==> flow/design.v <==
`timescale 1ns / 1ps
module helper_bcd_to_7seg(
    input wire [3:0] bcd_in,
    output reg [6:0] seg_out
);
    always @(*) begin
        case (bcd_in)
            4'd0: seg_out = 7'b1000000;
            4'd1: seg_out = 7'b1111001;
            4'd2: seg_out = 7'b0100100;
            4'd3: seg_out = 7'b0110000;
            4'd4: seg_out = 7'b0011001;
            4'd5: seg_out = 7'b0010010;
            4'd6: seg_out = 7'b0000010;
            4'd7: seg_out = 7'b1111000;
            4'd8: seg_out = 7'b0000000;
            4'd9: seg_out = 7'b0010000;
            4'd10: seg_out = 7'b0111111;  
            default: seg_out = 7'b1111111;  
        endcase
    end
endmodule
`timescale 1ns / 1ps
module seven_seg_display(
    input wire clk,
    input wire reset,  
    input wire [15:0] bcd_digit,   
    output wire [6:0] seg,  
    output wire [3:0] an            
);
    reg [2:0] digit_index;
    reg [3:0] current_bcd;
    reg [19:0] refresh_counter;
    wire [6:0] seg_out;
    helper_bcd_to_7seg d5 (.bcd_in(current_bcd),.seg_out(seg_out));
    always @(posedge clk or posedge reset) begin
        if (reset) begin
            refresh_counter <= 0;
            digit_index <= 0;
        end else begin
            refresh_counter <= refresh_counter + 1;
            if (refresh_counter == 10) begin
                refresh_counter <= 0;
                digit_index <= digit_index + 1;
                if (digit_index == 3'd3)  
                    digit_index <= 0;
            end
        end
    end
    always @(*) begin
        case (digit_index)
            3'd0: current_bcd = bcd_digit[3:0];      
            3'd1: current_bcd = bcd_digit[7:4];      
            3'd2: current_bcd = bcd_digit[11:8];     
            3'd3: current_bcd = bcd_digit[15:12];    
            default: current_bcd = 4'd15;            
        endcase
    end 
    assign seg = seg_out;
reg [3:0] an_reg;
always @(*) begin
    case (digit_index)
        3'd0: an_reg = 4'b1110;  
        3'd1: an_reg = 4'b1101;  
        3'd2: an_reg = 4'b1011;  
        3'd3: an_reg = 4'b0111;  
        default: an_reg = 4'b1111;
    endcase
end
assign an = an_reg;
endmodule
`timescale 1ns / 1ps
module bin_to_bcd #( parameter W = 18)   
  ( input [W-1:0] bin,   
    output reg [W+(W-4)/3:0] bcd);  
  integer i,j;
  always @(bin) begin
    for(i = 0; i <= W+(W-4)/3; i = i+1) bcd[i] = 0;      
    bcd[W-1:0] = bin;                                    
    for(i = 0; i <= W-4; i = i+1)                        
      for(j = 0; j <= i/3; j = j+1)                      
        if (bcd[W-i+4*j -: 4] > 4)                       
          bcd[W-i+4*j -: 4] = bcd[W-i+4*j -: 4] + 4'd3;  
  end
endmodule
`timescale 1ns / 1ps
  module serial_parallel_multiplier(
    input clk, rst,
    input start,
    input [7:0] x, y,
    output reg [15:0] P,
    output reg flag
    );
     reg state;
    reg [7:0] x_reg;
    reg [7:0] y_reg;
    reg s;
    reg [3:0] counter;
    always @(posedge clk , posedge rst) begin
        if (rst) begin
            flag <= 0;
            x_reg <= 0;
            y_reg <= 0;
            P <= 0;
            counter <= 0;
            state <= 0;
        end
        else if (start && state == 0) begin
            state <= 1;
            flag <= 0;
               s <= x[7] ^ y[7];
            y_reg <= y[7] ? (~y + 1) : y;
            x_reg <= x[7] ? (~x + 1) : x;
                P <= 0;
           counter <= 8;
        end
        else if (state) begin
            if (counter > 0) begin
                P <= P + (y_reg[0] ? ({8'b0, x_reg} << (8 - counter)) : 0);
                y_reg <= {y_reg[7], y_reg[7:1]};
                counter <= counter - 1;
            end
            else begin
                P <= s ? (~P + 1) : P;
                flag <= 1;
                state <= 0;
            end
        end
    end
endmodule
`timescale 1ns / 1ps
module top_control_unit(
    input wire clk,
    input wire reset,
    input wire btnL,
    input wire btnR,
    input wire btnC,
    input wire [7:0] multiplicand,
    input wire [7:0] multiplier,
    output wire [6:0] seg,
    output wire [3:0] an,
    output led
);
    wire left_pressed, right_pressed, start_pressed;
    pushbutton_detector pb_left (
        .clk(clk),
        .reset(reset),
        .x(btnL),
        .z(left_pressed)
    );
    pushbutton_detector pb_right (
        .clk(clk),
        .reset(reset),
        .x(btnR),
        .z(right_pressed)
    );
    pushbutton_detector pb_center (
        .clk(clk),
        .reset(reset),
        .x(btnC),
        .z(start_pressed)
    );
    wire [15:0] product;
    wire done;
    serial_parallel_multiplier spm (
        .clk(clk),
        .rst(reset),
        .start(start_pressed),
        .x(multiplicand),
        .y(multiplier),
        .P(product),
        .flag(done)
    );
    assign led = done;
    wire [19:0] bcd_unsigned;
    wire sign_bit = product[15];
    wire [15:0] productabs = sign_bit ? (~product + 1) : product;
    bin_to_bcd #(.W(16)) converter (
        .bin(productabs),
        .bcd(bcd_unsigned)
    );
    reg [1:0] state;
    wire [3:0] d0 = bcd_unsigned[3:0];
    wire [3:0] d1 = bcd_unsigned[7:4];
    wire [3:0] d2 = bcd_unsigned[11:8];
    wire [3:0] d3 = bcd_unsigned[15:12];
    wire [3:0] d4 = bcd_unsigned[19:16];
    wire [3:0] d5 = sign_bit ? 4'd10 : 4'd15;
    reg [15:0] active_digits;   
    wire tick;
    clockDivider #(50) divide (clk,reset,tick);
   always @(posedge clk or posedge reset) begin
    if (reset)
        state <= 0;
    else if (tick) begin
        case (state)
            2'd0: if (right_pressed) state <= 1;
            2'd1: begin
                if (right_pressed) state <= 2;
                else if (left_pressed) state <= 0;
            end
            2'd2: if (left_pressed) state <= 1;
            default: state <= 0;
        endcase
    end
end
    always @(*) begin
        case (state)
            2'd0: active_digits = {d5, d4, d3, d2};  
            2'd1: active_digits = {d5, d3, d2, d1};  
            2'd2: active_digits = {d5, d2, d1, d0};  
            default: active_digits = {d5, d4, d3, d2};
        endcase
    end
    seven_seg_display display_unit (
        .clk(clk),
        .reset(reset),
        .bcd_digit(active_digits),  
        .seg(seg),
        .an(an)
    );
endmodule
module pushbutton_detector(
input clk,reset,x,
output z
    );
wire tick;
clockDivider #(50) divide (clk,reset,tick);
wire out;
debouncer deb(clk,tick,reset,x,out);
wire out2;
synchronizer sync(clk,tick,reset,out,out2);
wire out3;
rising_edge rizz(clk,tick,reset,out2,out3);
assign z = out3;     
endmodule
module rising_edge(
input clk, en, reset, x,
output reg z
    );
    reg x_prev;
    always @(posedge clk or posedge reset) begin
        if (reset) begin
            x_prev <= 0;
            z <= 0;
        end else if (en) begin
            z <= x & ~x_prev;   
            x_prev <= x;
        end
    end
endmodule
module debouncer(input clk, en, rst, in, output out);
reg q1,q2,q3;
always@(posedge clk, posedge rst) begin
if(rst == 1'b1) begin
q1 <= 0;
q2 <= 0;
q3 <= 0;
end
else if (en) begin
q1 <= in;
q2 <= q1;
q3 <= q2;
end
end
assign out = (rst) ? 0 : q1&q2&q3;
endmodule
module synchronizer ( input wire clk, en, rst, sig, output reg sig1 );
 reg meta;
 always @(posedge clk, posedge rst) begin
 if (rst) begin
 meta <= 0;
 sig1 <= 0;
 end
 else if (en) begin
 meta <= sig;
 sig1 <= meta;
 end
 end
endmodule
module clockDivider #(parameter n = 50000000)
(input clk, rst, output tick);
wire [31:0] count;
reg clk_out;
counter_x_bit #(32,n) counterMod
(.clk(clk), .reset(rst),.en(1'b1), .count(count));
assign tick = (count == n-1) && !clk_out;
always @ (posedge clk, posedge rst) begin
if (rst)  
clk_out <= 0;
else if (count == n-1)
clk_out <= ~ clk_out;
end
endmodule
module counter_x_bit #(parameter x = 3, n = 6)
(input clk, reset, en, output reg [x-1:0] count);
always @(posedge clk, posedge reset) begin
if (reset == 1)
    count <= 0; 
else if(!en)
    count <= count; 
else if(count == n-1)
    count <= 0; 
else
    count <= count + 1;
end
endmodule
Ticket comment

Tool chain data of top_control_unit
Each step is given for the RTL above and for the edited RTL.
"orig" refers to lines of the RTL above, "edited" to lines of the edited file.
"change": "edited" minus "orig" as printed here. "change_rel_pct": 100 x difference / "orig".
Operators carry their Yosys type and port widths (W data, S select, Z words).
{"block": "design", "top": "top_control_unit", "clock": "clk", "cell_library": "sky130hd", "pvt_corner": "tt_025C_1v80"}

The edit
The edit as a unified diff against the file above.
A script made this edit. It changes what the design does and was not meant as an optimisation.
begin of diff
@@ -232,5 +232,8 @@
 synchronizer sync(clk,tick,reset,out,out2);
 wire out3;
-rising_edge rizz(clk,tick,reset,out2,out3);
+wire out3_0, out3_1;
+rising_edge rizz(clk,tick,reset,out2,out3_0);
+rising_edge rizz_twin (clk, tick, reset, ~out2, out3_1);
+assign out3 = out3_0 ^ out3_1;
 assign z = out3;     
 endmodule
end of diff

Word level
Source: Yosys, flattened and elaborated, memories not mapped. Widths are those after wreduce. Registers that Yosys merges into a memory's read port (data or address) are not register bits. Print and check cells do not count. Equal cells are merged and count once.
Memory sizes are those after Yosys's memory passes, which may raise the word count (mostly to a power of two), join words into wider ones and drop unused or constant bits.
{"block": "bits", "item": "latchBits", "orig": 0, "edited": 0, "change": 0}
{"block": "bits", "item": "romBits", "orig": 112, "edited": 112, "change": 0, "change_rel_pct": 0.00}
{"block": "bits", "item": "mem_bits_rw", "orig": 0, "edited": 0, "change": 0}
{"block": "bits", "item": "out_inout_bits", "orig": 12, "edited": 12, "change": 0, "change_rel_pct": 0.00}
{"block": "bits", "item": "word_cells", "orig": 253, "edited": 271, "change": 18, "change_rel_pct": 7.11}
{"block": "bits", "item": "n_memories", "orig": 1, "edited": 1, "change": 0, "change_rel_pct": 0.00}
{"block": "bits", "item": "reg_bits", "orig": 217, "edited": 223, "change": 6, "change_rel_pct": 2.76}
{"block": "bits", "item": "clocked_rd_ports_x_width", "orig": 0, "edited": 0, "change": 0}
{"block": "op_classes", "item": "equal", "orig": 15, "edited": 15, "change": 0, "change_rel_pct": 0.00}
{"block": "op_classes", "item": "logic", "orig": 22, "edited": 34, "change": 12, "change_rel_pct": 54.55}
{"block": "op_classes", "item": "muxes", "orig": 73, "edited": 73, "change": 0, "change_rel_pct": 0.00}
{"block": "op_classes", "item": "add_sub_neg", "orig": 47, "edited": 47, "change": 0, "change_rel_pct": 0.00}
{"block": "op_classes", "item": "div_mod_pow", "orig": 0, "edited": 0, "change": 0}
{"block": "op_classes", "item": "reduce_and_logical", "orig": 18, "edited": 18, "change": 0, "change_rel_pct": 0.00}
{"block": "op_classes", "item": "cmp", "orig": 36, "edited": 36, "change": 0, "change_rel_pct": 0.00}
{"block": "op_classes", "item": "shifts", "orig": 1, "edited": 1, "change": 0, "change_rel_pct": 0.00}
{"block": "op_classes", "item": "n_mul", "orig": 0, "edited": 0, "change": 0}
{"block": "memory_table", "item": "memory_list", "orig": "16 x 7 bit 1R0W", "edited": "16 x 7 bit 1R0W"}
{"block": "ops", "operator": "$not A1 Y1", "orig": 9, "edited": 15, "change": 6, "change_rel_pct": 66.67}
{"block": "ops", "operator": "$and A1 B1 Y1", "orig": 9, "edited": 12, "change": 3, "change_rel_pct": 33.33}
{"block": "ops", "operator": "$xor A1 B1 Y1", "orig": 1, "edited": 4, "change": 3, "change_rel_pct": 300.00}
{"block": "ops", "operator": "$mux W4", "orig": 37, "edited": 37, "change": 0, "change_rel_pct": 0.00}
{"block": "ops", "operator": "$add A4 B2 Y4 const B", "orig": 30, "edited": 30, "change": 0, "change_rel_pct": 0.00}
{"block": "ops", "operator": "$gt A4 B3 Y1 const B", "orig": 30, "edited": 30, "change": 0, "change_rel_pct": 0.00}
{"block": "ops", "operator": "$mux W1", "orig": 9, "edited": 9, "change": 0, "change_rel_pct": 0.00}
{"block": "ops", "operator": "$mux W16", "orig": 6, "edited": 6, "change": 0, "change_rel_pct": 0.00}
{"block": "ops", "operator": "$gt A3 B3 Y1 const B", "orig": 5, "edited": 5, "change": 0, "change_rel_pct": 0.00}
{"block": "ops", "operator": "$logic_and A1 B1 Y1", "orig": 5, "edited": 5, "change": 0, "change_rel_pct": 0.00}
{"block": "ops", "operator": "$add A3 B2 Y4 const B", "orig": 4, "edited": 4, "change": 0, "change_rel_pct": 0.00}
{"block": "ops", "operator": "$add A32 B1 Y32 const B", "orig": 4, "edited": 4, "change": 0, "change_rel_pct": 0.00}
{"block": "ops", "operator": "$eq A32 B6 Y1 const B", "orig": 4, "edited": 4, "change": 0, "change_rel_pct": 0.00}
{"block": "ops", "operator": "$logic_not A1 Y1", "orig": 4, "edited": 4, "change": 0, "change_rel_pct": 0.00}
{"block": "ops", "operator": "$mux W2", "orig": 4, "edited": 4, "change": 0, "change_rel_pct": 0.00}
{"block": "ops", "operator": "$mux W32", "orig": 4, "edited": 4, "change": 0, "change_rel_pct": 0.00}
{"block": "ops", "operator": "$mux W8", "orig": 4, "edited": 4, "change": 0, "change_rel_pct": 0.00}
{"block": "ops", "operator": "$reduce_and A2 Y1", "orig": 4, "edited": 4, "change": 0, "change_rel_pct": 0.00}
{"block": "ops", "operator": "$mux W3", "orig": 3, "edited": 3, "change": 0, "change_rel_pct": 0.00}
{"block": "ops", "operator": "$ne A2 B1 Y1 const B", "orig": 3, "edited": 3, "change": 0, "change_rel_pct": 0.00}
{"block": "ops", "operator": "$add A8 B1 Y8 const B", "orig": 2, "edited": 2, "change": 0, "change_rel_pct": 0.00}
{"block": "ops", "operator": "$eq A3 B2 Y1 const B", "orig": 2, "edited": 2, "change": 0, "change_rel_pct": 0.00}
{"block": "ops", "operator": "$not A8 Y8", "orig": 2, "edited": 2, "change": 0, "change_rel_pct": 0.00}
{"block": "ops", "operator": "$pmux W4 S4", "orig": 2, "edited": 2, "change": 0, "change_rel_pct": 0.00}
{"block": "ops", "operator": "$reduce_bool A2 Y1", "orig": 2, "edited": 2, "change": 0, "change_rel_pct": 0.00}
{"block": "ops", "operator": "$add A16 B1 Y16 const B", "orig": 1, "edited": 1, "change": 0, "change_rel_pct": 0.00}
{"block": "ops", "operator": "$add A16 B16 Y16", "orig": 1, "edited": 1, "change": 0, "change_rel_pct": 0.00}
{"block": "ops", "operator": "$add A20 B1 Y20 const B", "orig": 1, "edited": 1, "change": 0, "change_rel_pct": 0.00}
The list need not be complete.

Depth
Longest topological path by Yosys (ltp), each cell counted once; first at word level (registers and memories cut), then after technology mapping (sequential cells cut; the memories' decode and read muxes count).
{"block": "logic_depth", "item": "word_depth", "orig": 31, "edited": 31, "change": 0, "change_rel_pct": 0.00}
{"block": "logic_depth", "item": "ABC_AREA", "orig": "0", "edited": "0"}
{"block": "logic_depth", "item": "ltp_mapped", "orig": 75, "edited": 73, "change": -2, "change_rel_pct": -2.67}
{"block": "logic_depth", "item": "mapped_depth_nobuf", "orig": 72, "edited": 70, "change": -2, "change_rel_pct": -2.78}

Mapped cells and area
Source: synth_stat.txt of the flow (Yosys; design flattened, memories mapped). It holds for the ABC_AREA given above (unset counts as 0); a run with the other value may have another netlist.
{"block": "synth_totals", "item": "stdcells", "orig": 2313, "edited": 2279, "change": -34, "change_rel_pct": -1.47}
{"block": "synth_totals", "item": "ff_cells", "orig": 218, "edited": 224, "change": 6, "change_rel_pct": 2.75}
{"block": "synth_totals", "item": "sequential_area_um2", "orig": 5461.5, "edited": 5611.6, "change": 150.1, "change_rel_pct": 2.75}
{"block": "synth_totals", "item": "buffers", "orig": 68, "edited": 84, "change": 16, "change_rel_pct": 23.53}
{"block": "synth_totals", "item": "synth_area_um2", "orig": 19372.3, "edited": 19376.1, "change": 3.8, "change_rel_pct": 0.02}
{"block": "by_type", "type": "sky130_fd_sc_hd__nand2_1", "orig": 223, "edited": 196, "change": -27, "change_rel_pct": -12.11}
{"block": "by_type", "type": "sky130_fd_sc_hd__nor2_1", "orig": 204, "edited": 189, "change": -15, "change_rel_pct": -7.35}
{"block": "by_type", "type": "sky130_fd_sc_hd__clkbuf_1", "orig": 39, "edited": 54, "change": 15, "change_rel_pct": 38.46}
{"block": "by_type", "type": "sky130_fd_sc_hd__xnor2_1", "orig": 163, "edited": 149, "change": -14, "change_rel_pct": -8.59}
{"block": "by_type", "type": "sky130_fd_sc_hd__a22oi_1", "orig": 11, "edited": 23, "change": 12, "change_rel_pct": 109.09}
{"block": "by_type", "type": "sky130_fd_sc_hd__nand3_1", "orig": 104, "edited": 115, "change": 11, "change_rel_pct": 10.58}
{"block": "by_type", "type": "sky130_fd_sc_hd__inv_1", "orig": 97, "edited": 86, "change": -11, "change_rel_pct": -11.34}
{"block": "by_type", "type": "sky130_fd_sc_hd__nor4_1", "orig": 34, "edited": 45, "change": 11, "change_rel_pct": 32.35}
{"block": "by_type", "type": "sky130_fd_sc_hd__o211a_1", "orig": 8, "edited": 19, "change": 11, "change_rel_pct": 137.50}
{"block": "by_type", "type": "sky130_fd_sc_hd__a31oi_1", "orig": 25, "edited": 15, "change": -10, "change_rel_pct": -40.00}
{"block": "by_type", "type": "sky130_fd_sc_hd__mux2_2", "orig": 41, "edited": 32, "change": -9, "change_rel_pct": -21.95}
{"block": "by_type", "type": "sky130_fd_sc_hd__o31ai_1", "orig": 15, "edited": 23, "change": 8, "change_rel_pct": 53.33}
{"block": "by_type", "type": "sky130_fd_sc_hd__and3_1", "orig": 47, "edited": 40, "change": -7, "change_rel_pct": -14.89}
{"block": "by_type", "type": "sky130_fd_sc_hd__mux2i_1", "orig": 37, "edited": 44, "change": 7, "change_rel_pct": 18.92}
{"block": "by_type", "type": "sky130_fd_sc_hd__nand3b_1", "orig": 12, "edited": 5, "change": -7, "change_rel_pct": -58.33}
{"block": "by_type", "type": "sky130_fd_sc_hd__a2bb2oi_1", "orig": 11, "edited": 4, "change": -7, "change_rel_pct": -63.64}
{"block": "by_type", "type": "sky130_fd_sc_hd__buf_4", "orig": 10, "edited": 3, "change": -7, "change_rel_pct": -70.00}
{"block": "by_type", "type": "sky130_fd_sc_hd__o22a_1", "orig": 8, "edited": 1, "change": -7, "change_rel_pct": -87.50}
The list need not be complete.
The figures by module come from a second, unflattened synthesis with its own total; it is not the netlist above.
{"block": "unflattened", "item": "cells_unflattened", "orig": 2305, "edited": 2332, "change": 27, "change_rel_pct": 1.17}
{"block": "unflattened", "item": "area_unflattened_um2", "orig": 19449.9, "edited": 19742.7, "change": 292.8, "change_rel_pct": 1.51}
Each row is one instance without its submodules.
{"block": "by_module_orig", "mod": "counter_x_bit", "area_um2": 1600.3, "mod_seq_area_um2": 800.8, "n_inst": 4, "n_cells": 149}
{"block": "by_module_orig", "mod": "bin_to_bcd (W=16)", "area_um2": 6083.3, "mod_seq_area_um2": 0.0, "n_inst": 1, "n_cells": 905}
{"block": "by_module_orig", "mod": "serial_parallel_multiplier", "area_um2": 3347.0, "mod_seq_area_um2": 980.9, "n_inst": 1, "n_cells": 427}
{"block": "by_module_orig", "mod": "seven_seg_display", "area_um2": 1305.0, "mod_seq_area_um2": 575.6, "n_inst": 1, "n_cells": 123}
{"block": "by_module_orig", "mod": "top_control_unit", "area_um2": 646.9, "mod_seq_area_um2": 76.3, "n_inst": 1, "n_cells": 97}
{"block": "by_module_orig", "mod": "clockDivider (n=50)", "area_um2": 147.6, "mod_seq_area_um2": 25.0, "n_inst": 4, "n_cells": 16}
{"block": "by_module_orig", "mod": "debouncer", "area_um2": 122.6, "mod_seq_area_um2": 75.1, "n_inst": 3, "n_cells": 8}
{"block": "by_module_orig", "mod": "rising_edge", "area_um2": 85.1, "mod_seq_area_um2": 50.0, "n_inst": 3, "n_cells": 7}
{"block": "by_module_orig", "mod": "synchronizer", "area_um2": 76.3, "mod_seq_area_um2": 50.0, "n_inst": 3, "n_cells": 5}
{"block": "by_module_orig", "mod": "helper_bcd_to_7seg", "area_um2": 224.0, "mod_seq_area_um2": 0.0, "n_inst": 1, "n_cells": 33}
{"block": "by_module_orig", "mod": "pushbutton_detector", "area_um2": 0.0, "mod_seq_area_um2": 0.0, "n_inst": 3, "n_cells": 0}
{"block": "by_module_edited", "mod": "counter_x_bit", "area_um2": 1600.3, "mod_seq_area_um2": 800.8, "n_inst": 4, "n_cells": 149}
{"block": "by_module_edited", "mod": "bin_to_bcd (W=16)", "area_um2": 6083.3, "mod_seq_area_um2": 0.0, "n_inst": 1, "n_cells": 905}
{"block": "by_module_edited", "mod": "serial_parallel_multiplier", "area_um2": 3347.0, "mod_seq_area_um2": 980.9, "n_inst": 1, "n_cells": 427}
{"block": "by_module_edited", "mod": "seven_seg_display", "area_um2": 1305.0, "mod_seq_area_um2": 575.6, "n_inst": 1, "n_cells": 123}
{"block": "by_module_edited", "mod": "top_control_unit", "area_um2": 646.9, "mod_seq_area_um2": 76.3, "n_inst": 1, "n_cells": 97}
{"block": "by_module_edited", "mod": "clockDivider (n=50)", "area_um2": 147.6, "mod_seq_area_um2": 25.0, "n_inst": 4, "n_cells": 16}
{"block": "by_module_edited", "mod": "rising_edge", "area_um2": 85.1, "mod_seq_area_um2": 50.0, "n_inst": 6, "n_cells": 7}
{"block": "by_module_edited", "mod": "debouncer", "area_um2": 122.6, "mod_seq_area_um2": 75.1, "n_inst": 3, "n_cells": 8}
{"block": "by_module_edited", "mod": "synchronizer", "area_um2": 76.3, "mod_seq_area_um2": 50.0, "n_inst": 3, "n_cells": 5}
{"block": "by_module_edited", "mod": "helper_bcd_to_7seg", "area_um2": 224.0, "mod_seq_area_um2": 0.0, "n_inst": 1, "n_cells": 33}
{"block": "by_module_edited", "mod": "pushbutton_detector", "area_um2": 12.5, "mod_seq_area_um2": 0.0, "n_inst": 3, "n_cells": 2}

Worst setup path after synthesis
OpenSTA on the mapped netlist: ideal clock, no wires. The path of least setup slack (recovery checks aside). Input and output delay are each 20% of the period. Register names are those of the netlist, which keeps one name where synthesis merged equal registers.
{"block": "synth_path", "item": "path_type", "orig": "register to output", "edited": "register to output"}
{"block": "synth_path", "item": "startpoint", "orig": "register spm.P[3]", "edited": "register spm.P[1]"}
{"block": "synth_path", "item": "endpoint", "orig": "output port seg[3]", "edited": "output port seg[0]"}
{"block": "synth_path", "item": "arrival_ns", "orig": 14.857, "edited": 14.715, "change": -0.142, "change_rel_pct": -0.96}
{"block": "synth_path", "item": "t_required_ns", "orig": 24.000, "edited": 24.000, "change": 0.000, "change_rel_pct": 0.00}
{"block": "synth_path", "item": "stages", "orig": 71, "edited": 71, "change": 0, "change_rel_pct": 0.00}
{"block": "synth_path", "item": "delay_ns", "orig": 14.857, "edited": 14.715, "change": -0.142, "change_rel_pct": -0.96}
{"block": "synth_path", "item": "tclk_ns", "orig": 30.0, "edited": 30.0, "change": 0.0, "change_rel_pct": 0.00}
{"block": "synth_path", "item": "output_delay_ns", "orig": 6.000, "edited": 6.000, "change": 0.000, "change_rel_pct": 0.00}
{"block": "synth_path", "item": "slack_ns", "orig": 9.143, "edited": 9.285, "change": 0.142}
{"block": "synth_path", "item": "launch_ns", "orig": 0.000, "edited": 0.000, "change": 0.000}
{"block": "synth_path", "item": "synth_period_reached_ns", "orig": 20.857, "edited": 20.715, "change": -0.142, "change_rel_pct": -0.68}
"delay_ns" = arrival - input delay + setup time.
A path that ends at an output port has no setup time.
"stages" counts driving pins, that of a launching flip-flop among them; a cell with two outputs on the path counts twice.
"synth_period_reached_ns" is the clock period less the worst setup slack; recovery checks do not enter. This is arithmetic on one report: input and output delays are still those of the set period (20% each).
Between the ends stands the longest chain of elaborated cells between them, by number of cells; it is not shown to be the way that was timed. Of several equally long chains one is given.
A line is the first line of the expression or statement that the cell stems from. Yosys adds cells for indexed reads and writes and turns some case tables into memories.
A memory read counts as a cell of the chain, while the word-level depth stops at memories.
At most two assigning lines are given for a register; there are more.
{"block": "synth_via_orig", "path_cell_list": "sky130_fd_sc_hd__dfrtp_1 > sky130_fd_sc_hd__buf_4 > sky130_fd_sc_hd__or4_4 > sky130_fd_sc_hd__or3_1 > sky130_fd_sc_hd__clkbuf_1 > sky130_fd_sc_hd__o21ai_1 > sky130_fd_sc_hd__and2_1 > sky130_fd_sc_hd__nand2_1 > sky130_fd_sc_hd__ha_1 > sky130_fd_sc_hd__xnor2_1 > sky130_fd_sc_hd__xnor2_1 > sky130_fd_sc_hd__ha_1 > sky130_fd_sc_hd__nor3b_1 > sky130_fd_sc_hd__a21oi_1 > sky130_fd_sc_hd__nand3_2 > sky130_fd_sc_hd__inv_2 > sky130_fd_sc_hd__ha_1 > sky130_fd_sc_hd__clkbuf_1 > [... 35 more ...] > sky130_fd_sc_hd__o211ai_1 > sky130_fd_sc_hd__mux2i_1 > sky130_fd_sc_hd__or3_1 > sky130_fd_sc_hd__and2_1 > sky130_fd_sc_hd__ha_1 > sky130_fd_sc_hd__o31ai_1 > sky130_fd_sc_hd__mux2_2 > sky130_fd_sc_hd__o21a_1 > sky130_fd_sc_hd__xnor2_1 > sky130_fd_sc_hd__nor2_1 > sky130_fd_sc_hd__a211oi_1 > sky130_fd_sc_hd__nor4b_1 > sky130_fd_sc_hd__o21ai_1 > sky130_fd_sc_hd__or2_2 > sky130_fd_sc_hd__clkbuf_1 > sky130_fd_sc_hd__ha_1 > sky130_fd_sc_hd__inv_1 > sky130_fd_sc_hd__a221oi_1", "elab_chain_cells": 32, "cells_between": 111, "cone_classes": "add/sub: 36; compare: 35; mux: 38; logic: 1; memory: 1"}
{"block": "synth_lines_orig", "item": "start: declaration", "line": 91, "source": "output reg [15:0] P,"}
{"block": "synth_lines_orig", "item": "start: assignment", "line": 119, "source": "P <= P + (y_reg[0] ? ({8'b0, x_reg} << (8 - counter)) : 0);"}
{"block": "synth_lines_orig", "item": "start: assignment", "line": 124, "source": "P <= s ? (~P + 1) : P;"}
{"block": "synth_lines_orig", "item": "$not A16 Y16", "line": 177}
{"block": "synth_lines_orig", "item": "$add A16 B1 Y16", "line": 177}
{"block": "synth_lines_orig", "item": "$mux W16", "line": 177}
{"block": "synth_lines_orig", "item": "$add A3 B2 Y4", "line": 83, "source": "bcd[W-i+4*j -: 4] = bcd[W-i+4*j -: 4] + 4'd3;"}
{"block": "synth_lines_orig", "item": "$mux W4", "line": 82, "source": "if (bcd[W-i+4*j -: 4] > 4)"}
{"block": "synth_lines_orig", "item": "$gt A4 B3 Y1", "line": 82}
{"block": "synth_lines_orig", "item": "$mux W4", "line": 82}
{"block": "synth_lines_orig", "item": "[... 18 more ...]"}
{"block": "synth_lines_orig", "item": "$add A4 B2 Y4", "line": 83}
{"block": "synth_lines_orig", "item": "$mux W4", "line": 82}
{"block": "synth_lines_orig", "item": "$add A4 B2 Y4", "line": 83}
{"block": "synth_lines_orig", "item": "$mux W4", "line": 82}
{"block": "synth_lines_orig", "item": "$pmux W12 S2", "line": 208, "source": "case (state)"}
{"block": "synth_lines_orig", "item": "$pmux W4 S4", "line": 51, "source": "case (digit_index)"}
{"block": "synth_lines_orig", "item": "$mem_v2 Z16 W7", "line": 7, "source": "case (bcd_in)"}
{"block": "synth_lines_orig", "item": "end: declaration", "line": 140, "source": "output wire [6:0] seg,"}
{"block": "synth_via_edited", "path_cell_list": "sky130_fd_sc_hd__dfrtp_1 > sky130_fd_sc_hd__inv_1 > sky130_fd_sc_hd__ha_1 > sky130_fd_sc_hd__or3b_1 > sky130_fd_sc_hd__o41ai_2 > sky130_fd_sc_hd__xor2_1 > sky130_fd_sc_hd__o21ai_0 > sky130_fd_sc_hd__ha_1 > sky130_fd_sc_hd__xnor2_1 > sky130_fd_sc_hd__and3_1 > sky130_fd_sc_hd__a211o_1 > sky130_fd_sc_hd__or3_1 > sky130_fd_sc_hd__clkbuf_1 > sky130_fd_sc_hd__inv_1 > sky130_fd_sc_hd__ha_1 > sky130_fd_sc_hd__inv_1 > sky130_fd_sc_hd__a21oi_2 > sky130_fd_sc_hd__xor2_2 > [... 35 more ...] > sky130_fd_sc_hd__o311a_1 > sky130_fd_sc_hd__xor2_1 > sky130_fd_sc_hd__ha_1 > sky130_fd_sc_hd__inv_1 > sky130_fd_sc_hd__a21oi_1 > sky130_fd_sc_hd__mux2_2 > sky130_fd_sc_hd__a21oi_1 > sky130_fd_sc_hd__mux2i_1 > sky130_fd_sc_hd__ha_1 > sky130_fd_sc_hd__nor2_1 > sky130_fd_sc_hd__o311a_1 > sky130_fd_sc_hd__mux2i_1 > sky130_fd_sc_hd__and2_1 > sky130_fd_sc_hd__o31a_1 > sky130_fd_sc_hd__or4_1 > sky130_fd_sc_hd__buf_2 > sky130_fd_sc_hd__or2_4 > sky130_fd_sc_hd__o311ai_1", "elab_chain_cells": 32, "cells_between": 111, "cone_classes": "add/sub: 36; compare: 35; mux: 38; logic: 1; memory: 1"}
{"block": "synth_lines_edited", "item": "start: declaration", "line": 91, "source": "output reg [15:0] P,"}
{"block": "synth_lines_edited", "item": "start: assignment", "line": 119, "source": "P <= P + (y_reg[0] ? ({8'b0, x_reg} << (8 - counter)) : 0);"}
{"block": "synth_lines_edited", "item": "start: assignment", "line": 124, "source": "P <= s ? (~P + 1) : P;"}
{"block": "synth_lines_edited", "item": "$not A16 Y16", "line": 177}
{"block": "synth_lines_edited", "item": "$add A16 B1 Y16", "line": 177}
{"block": "synth_lines_edited", "item": "$mux W16", "line": 177}
{"block": "synth_lines_edited", "item": "$add A3 B2 Y4", "line": 83, "source": "bcd[W-i+4*j -: 4] = bcd[W-i+4*j -: 4] + 4'd3;"}
{"block": "synth_lines_edited", "item": "$mux W4", "line": 82, "source": "if (bcd[W-i+4*j -: 4] > 4)"}
{"block": "synth_lines_edited", "item": "$gt A4 B3 Y1", "line": 82}
{"block": "synth_lines_edited", "item": "$mux W4", "line": 82}
{"block": "synth_lines_edited", "item": "[... 18 more ...]"}
{"block": "synth_lines_edited", "item": "$add A4 B2 Y4", "line": 83}
{"block": "synth_lines_edited", "item": "$mux W4", "line": 82}
{"block": "synth_lines_edited", "item": "$add A4 B2 Y4", "line": 83}
{"block": "synth_lines_edited", "item": "$mux W4", "line": 82}
{"block": "synth_lines_edited", "item": "$pmux W12 S2", "line": 208, "source": "case (state)"}
{"block": "synth_lines_edited", "item": "$pmux W4 S4", "line": 51, "source": "case (digit_index)"}
{"block": "synth_lines_edited", "item": "$mem_v2 Z16 W7", "line": 7, "source": "case (bcd_in)"}
{"block": "synth_lines_edited", "item": "end: declaration", "line": 140, "source": "output wire [6:0] seg,"}

Worst path after layout
From the final timing report of the runs of pair 1: the path of least setup slack in the routed layout; clock arrival at registers is part of the times.
{"block": "layout_path", "item": "path_type", "orig": "register to output", "edited": "register to output"}
{"block": "layout_path", "item": "startpoint", "orig": "register spm.P[5]", "edited": "register spm.P[1]"}
{"block": "layout_path", "item": "endpoint", "orig": "output port seg[3]", "edited": "output port seg[3]"}
{"block": "layout_path", "item": "slack_ns", "orig": 6.25, "edited": 6.51, "change": 0.26}
{"block": "layout_path", "item": "tclk_ns", "orig": 30.0, "edited": 30.0, "change": 0.0, "change_rel_pct": 0.00}
{"block": "layout_path", "item": "stages", "orig": 69, "edited": 63, "change": -6, "change_rel_pct": -8.70}
{"block": "layout_path", "item": "launch_ns", "orig": 0.51, "edited": 0.52, "change": 0.01, "change_rel_pct": 1.96}
{"block": "layout_path", "item": "arrival_ns", "orig": 17.75, "edited": 17.49, "change": -0.26, "change_rel_pct": -1.46}
{"block": "layout_path", "item": "t_required_ns", "orig": 24.00, "edited": 24.00, "change": 0.00, "change_rel_pct": 0.00}
{"block": "layout_path", "item": "output_delay_ns", "orig": 6.00, "edited": 6.00, "change": 0.00, "change_rel_pct": 0.00}
Between the ends stands the longest chain of elaborated cells between them, by number of cells; it is not shown to be the way that was timed. Of several equally long chains one is given.
A memory read counts as a cell of the chain, while the word-level depth stops at memories.
At most two assigning lines are given for a register; there are more.
{"block": "layout_via_orig", "path_cell_list": "sky130_fd_sc_hd__dfrtp_1 > sky130_fd_sc_hd__or4_4 > sky130_fd_sc_hd__or3_1 > sky130_fd_sc_hd__o21ai_1 > sky130_fd_sc_hd__and2_1 > sky130_fd_sc_hd__nand2_1 > sky130_fd_sc_hd__ha_1 > sky130_fd_sc_hd__xnor2_1 > sky130_fd_sc_hd__xnor2_1 > sky130_fd_sc_hd__ha_1 > sky130_fd_sc_hd__nor3b_1 > sky130_fd_sc_hd__a21oi_1 > sky130_fd_sc_hd__nand3_2 > sky130_fd_sc_hd__inv_2 > sky130_fd_sc_hd__ha_1 > sky130_fd_sc_hd__inv_1 > sky130_fd_sc_hd__and3_1 > sky130_fd_sc_hd__a2111o_1 > [... 33 more ...] > sky130_fd_sc_hd__mux2i_1 > sky130_fd_sc_hd__or3_1 > sky130_fd_sc_hd__and2_1 > sky130_fd_sc_hd__ha_1 > sky130_fd_sc_hd__o31ai_1 > sky130_fd_sc_hd__xnor2_1 > sky130_fd_sc_hd__ha_1 > sky130_fd_sc_hd__o21a_1 > sky130_fd_sc_hd__xnor2_1 > sky130_fd_sc_hd__nor2_1 > sky130_fd_sc_hd__a211oi_1 > sky130_fd_sc_hd__nor4b_1 > sky130_fd_sc_hd__o21ai_1 > sky130_fd_sc_hd__or2_2 > sky130_fd_sc_hd__ha_1 > sky130_fd_sc_hd__inv_1 > sky130_fd_sc_hd__a221oi_1 > sky130_fd_sc_hd__clkdlybuf4s50_1", "elab_chain_cells": 32, "cells_between": 111, "cone_classes": "add/sub: 36; compare: 35; mux: 38; logic: 1; memory: 1"}
{"block": "layout_lines_orig", "item": "start: declaration", "line": 91, "source": "output reg [15:0] P,"}
{"block": "layout_lines_orig", "item": "start: assignment", "line": 119, "source": "P <= P + (y_reg[0] ? ({8'b0, x_reg} << (8 - counter)) : 0);"}
{"block": "layout_lines_orig", "item": "start: assignment", "line": 124, "source": "P <= s ? (~P + 1) : P;"}
{"block": "layout_lines_orig", "item": "$not A16 Y16", "line": 177}
{"block": "layout_lines_orig", "item": "$add A16 B1 Y16", "line": 177}
{"block": "layout_lines_orig", "item": "$mux W16", "line": 177}
{"block": "layout_lines_orig", "item": "$add A3 B2 Y4", "line": 83, "source": "bcd[W-i+4*j -: 4] = bcd[W-i+4*j -: 4] + 4'd3;"}
{"block": "layout_lines_orig", "item": "$mux W4", "line": 82, "source": "if (bcd[W-i+4*j -: 4] > 4)"}
{"block": "layout_lines_orig", "item": "$gt A4 B3 Y1", "line": 82}
{"block": "layout_lines_orig", "item": "$mux W4", "line": 82}
{"block": "layout_lines_orig", "item": "[... 18 more ...]"}
{"block": "layout_lines_orig", "item": "$add A4 B2 Y4", "line": 83}
{"block": "layout_lines_orig", "item": "$mux W4", "line": 82}
{"block": "layout_lines_orig", "item": "$add A4 B2 Y4", "line": 83}
{"block": "layout_lines_orig", "item": "$mux W4", "line": 82}
{"block": "layout_lines_orig", "item": "$pmux W12 S2", "line": 208, "source": "case (state)"}
{"block": "layout_lines_orig", "item": "$pmux W4 S4", "line": 51, "source": "case (digit_index)"}
{"block": "layout_lines_orig", "item": "$mem_v2 Z16 W7", "line": 7, "source": "case (bcd_in)"}
{"block": "layout_lines_orig", "item": "end: declaration", "line": 140, "source": "output wire [6:0] seg,"}
{"block": "layout_via_edited", "path_cell_list": "sky130_fd_sc_hd__dfrtp_1 > sky130_fd_sc_hd__nor4_1 > sky130_fd_sc_hd__nand2_1 > sky130_fd_sc_hd__or3_1 > sky130_fd_sc_hd__and3_1 > sky130_fd_sc_hd__o21ai_0 > sky130_fd_sc_hd__ha_1 > sky130_fd_sc_hd__xnor2_1 > sky130_fd_sc_hd__and3_1 > sky130_fd_sc_hd__a211o_1 > sky130_fd_sc_hd__or3_1 > sky130_fd_sc_hd__inv_1 > sky130_fd_sc_hd__ha_1 > sky130_fd_sc_hd__inv_1 > sky130_fd_sc_hd__a21oi_2 > sky130_fd_sc_hd__xor2_2 > sky130_fd_sc_hd__inv_2 > sky130_fd_sc_hd__ha_1 > [... 27 more ...] > sky130_fd_sc_hd__xor2_1 > sky130_fd_sc_hd__ha_1 > sky130_fd_sc_hd__inv_1 > sky130_fd_sc_hd__a21oi_1 > sky130_fd_sc_hd__mux2_2 > sky130_fd_sc_hd__a21oi_1 > sky130_fd_sc_hd__mux2i_1 > sky130_fd_sc_hd__ha_1 > sky130_fd_sc_hd__nor2_1 > sky130_fd_sc_hd__nand4b_1 > sky130_fd_sc_hd__o311a_1 > sky130_fd_sc_hd__mux2i_1 > sky130_fd_sc_hd__and2_1 > sky130_fd_sc_hd__o31a_1 > sky130_fd_sc_hd__or4_1 > sky130_fd_sc_hd__or2_4 > sky130_fd_sc_hd__o311ai_1 > sky130_fd_sc_hd__clkdlybuf4s50_1", "elab_chain_cells": 32, "cells_between": 111, "cone_classes": "add/sub: 36; compare: 35; mux: 38; logic: 1; memory: 1"}
{"block": "layout_lines_edited", "item": "start: declaration", "line": 91, "source": "output reg [15:0] P,"}
{"block": "layout_lines_edited", "item": "start: assignment", "line": 119, "source": "P <= P + (y_reg[0] ? ({8'b0, x_reg} << (8 - counter)) : 0);"}
{"block": "layout_lines_edited", "item": "start: assignment", "line": 124, "source": "P <= s ? (~P + 1) : P;"}
{"block": "layout_lines_edited", "item": "$not A16 Y16", "line": 177}
{"block": "layout_lines_edited", "item": "$add A16 B1 Y16", "line": 177}
{"block": "layout_lines_edited", "item": "$mux W16", "line": 177}
{"block": "layout_lines_edited", "item": "$add A3 B2 Y4", "line": 83, "source": "bcd[W-i+4*j -: 4] = bcd[W-i+4*j -: 4] + 4'd3;"}
{"block": "layout_lines_edited", "item": "$mux W4", "line": 82, "source": "if (bcd[W-i+4*j -: 4] > 4)"}
{"block": "layout_lines_edited", "item": "$gt A4 B3 Y1", "line": 82}
{"block": "layout_lines_edited", "item": "$mux W4", "line": 82}
{"block": "layout_lines_edited", "item": "[... 18 more ...]"}
{"block": "layout_lines_edited", "item": "$add A4 B2 Y4", "line": 83}
{"block": "layout_lines_edited", "item": "$mux W4", "line": 82}
{"block": "layout_lines_edited", "item": "$add A4 B2 Y4", "line": 83}
{"block": "layout_lines_edited", "item": "$mux W4", "line": 82}
{"block": "layout_lines_edited", "item": "$pmux W12 S2", "line": 208, "source": "case (state)"}
{"block": "layout_lines_edited", "item": "$pmux W4 S4", "line": 51, "source": "case (digit_index)"}
{"block": "layout_lines_edited", "item": "$mem_v2 Z16 W7", "line": 7, "source": "case (bcd_in)"}
{"block": "layout_lines_edited", "item": "end: declaration", "line": 140, "source": "output wire [6:0] seg,"}

Measured runs
Both versions went through the flow (Yosys, OpenROAD) with the same settings in each pair. Constraints: input delay and output delay 20% of the set period each, output load 0.01 pF.
{"block": "settings_pair_1", "CORE_UTILIZATION": 40, "period_ns": 30.0, "CAP_MARGIN": 20, "CORE_MARGIN": 2, "SLEW_MARGIN": 20}
{"block": "measured_pair_1", "item": "power_uw", "orig": 615.9, "edited": 584.7, "change": -31.2, "change_rel_pct": -5.07}
{"block": "measured_pair_1", "item": "setup_ws_ns", "orig": 6.246, "edited": 6.511, "change": 0.265}
{"block": "measured_pair_1", "item": "period_reached_ns", "orig": 23.754, "edited": 23.489, "change": -0.265, "change_rel_pct": -1.12}
{"block": "measured_pair_1", "item": "synth_chip_area_um2", "orig": 19372.3, "edited": 19376.1, "change": 3.8, "change_rel_pct": 0.02}
{"block": "measured_pair_1", "item": "setup_tns_ns", "orig": 0.000, "edited": 0.000, "change": 0.000}
{"block": "measured_pair_1", "item": "final_die_area_um2", "orig": 50207.4, "edited": 50216.3, "change": 8.9, "change_rel_pct": 0.02}
{"block": "measured_pair_1", "item": "final_util_frac", "orig": 0.44, "edited": 0.438, "change": -0.002}
{"block": "measured_pair_1", "item": "layout_stdcell_area_um2", "orig": 20991.4, "edited": 20900.0, "change": -91.4, "change_rel_pct": -0.44}
{"block": "measured_pair_1", "item": "hold_worst_slack_ns", "orig": 0.470, "edited": 0.454, "change": -0.016}
{"block": "settings_pair_2", "CAP_MARGIN": 15, "CELL_PAD_IN_SITES_DETAIL_PLACEMENT": 0, "CELL_PAD_IN_SITES_GLOBAL_PLACEMENT": 2, "CORE_UTILIZATION": 17, "CTS_CLUSTER_DIAMETER": 164, "CTS_CLUSTER_SIZE": 98, "MAX_ROUTING_LAYER": "met4", "PLACE_DENSITY_LB_ADDON": 0.02, "SLEW_MARGIN": 10, "TNS_END_PERCENT": 65, "period_ns": 42.3, "CORE_MARGIN": 2}
{"block": "measured_pair_2", "item": "power_uw", "orig": 336, "edited": 330, "change": -6, "change_rel_pct": -1.79}
{"block": "measured_pair_2", "item": "setup_ws_ns", "orig": 15.586, "edited": 15.976, "change": 0.390}
{"block": "measured_pair_2", "item": "period_reached_ns", "orig": 26.714, "edited": 26.324, "change": -0.390, "change_rel_pct": -1.46}
{"block": "measured_pair_2", "item": "synth_chip_area_um2", "orig": 19372.3, "edited": 19376.1, "change": 3.8, "change_rel_pct": 0.02}
{"block": "measured_pair_2", "item": "setup_tns_ns", "orig": 0.000, "edited": 0.000, "change": 0.000}
{"block": "measured_pair_2", "item": "final_die_area_um2", "orig": 116670.0, "edited": 116694.0, "change": 24.0, "change_rel_pct": 0.02}
{"block": "measured_pair_2", "item": "final_util_frac", "orig": 0.192, "edited": 0.191, "change": -0.001}
{"block": "measured_pair_2", "item": "layout_stdcell_area_um2", "orig": 21637.0, "edited": 21526.9, "change": -110.1, "change_rel_pct": -0.51}
{"block": "measured_pair_2", "item": "hold_worst_slack_ns", "orig": 0.482, "edited": 0.480, "change": -0.002}
"period_reached_ns": clock period set for the run, less the worst setup slack. It is reckoned from that one timing run; input and output delays stay at 20% of the period that was set.
"power_uw": no workload was simulated; the value follows from the tool's default switching activity.
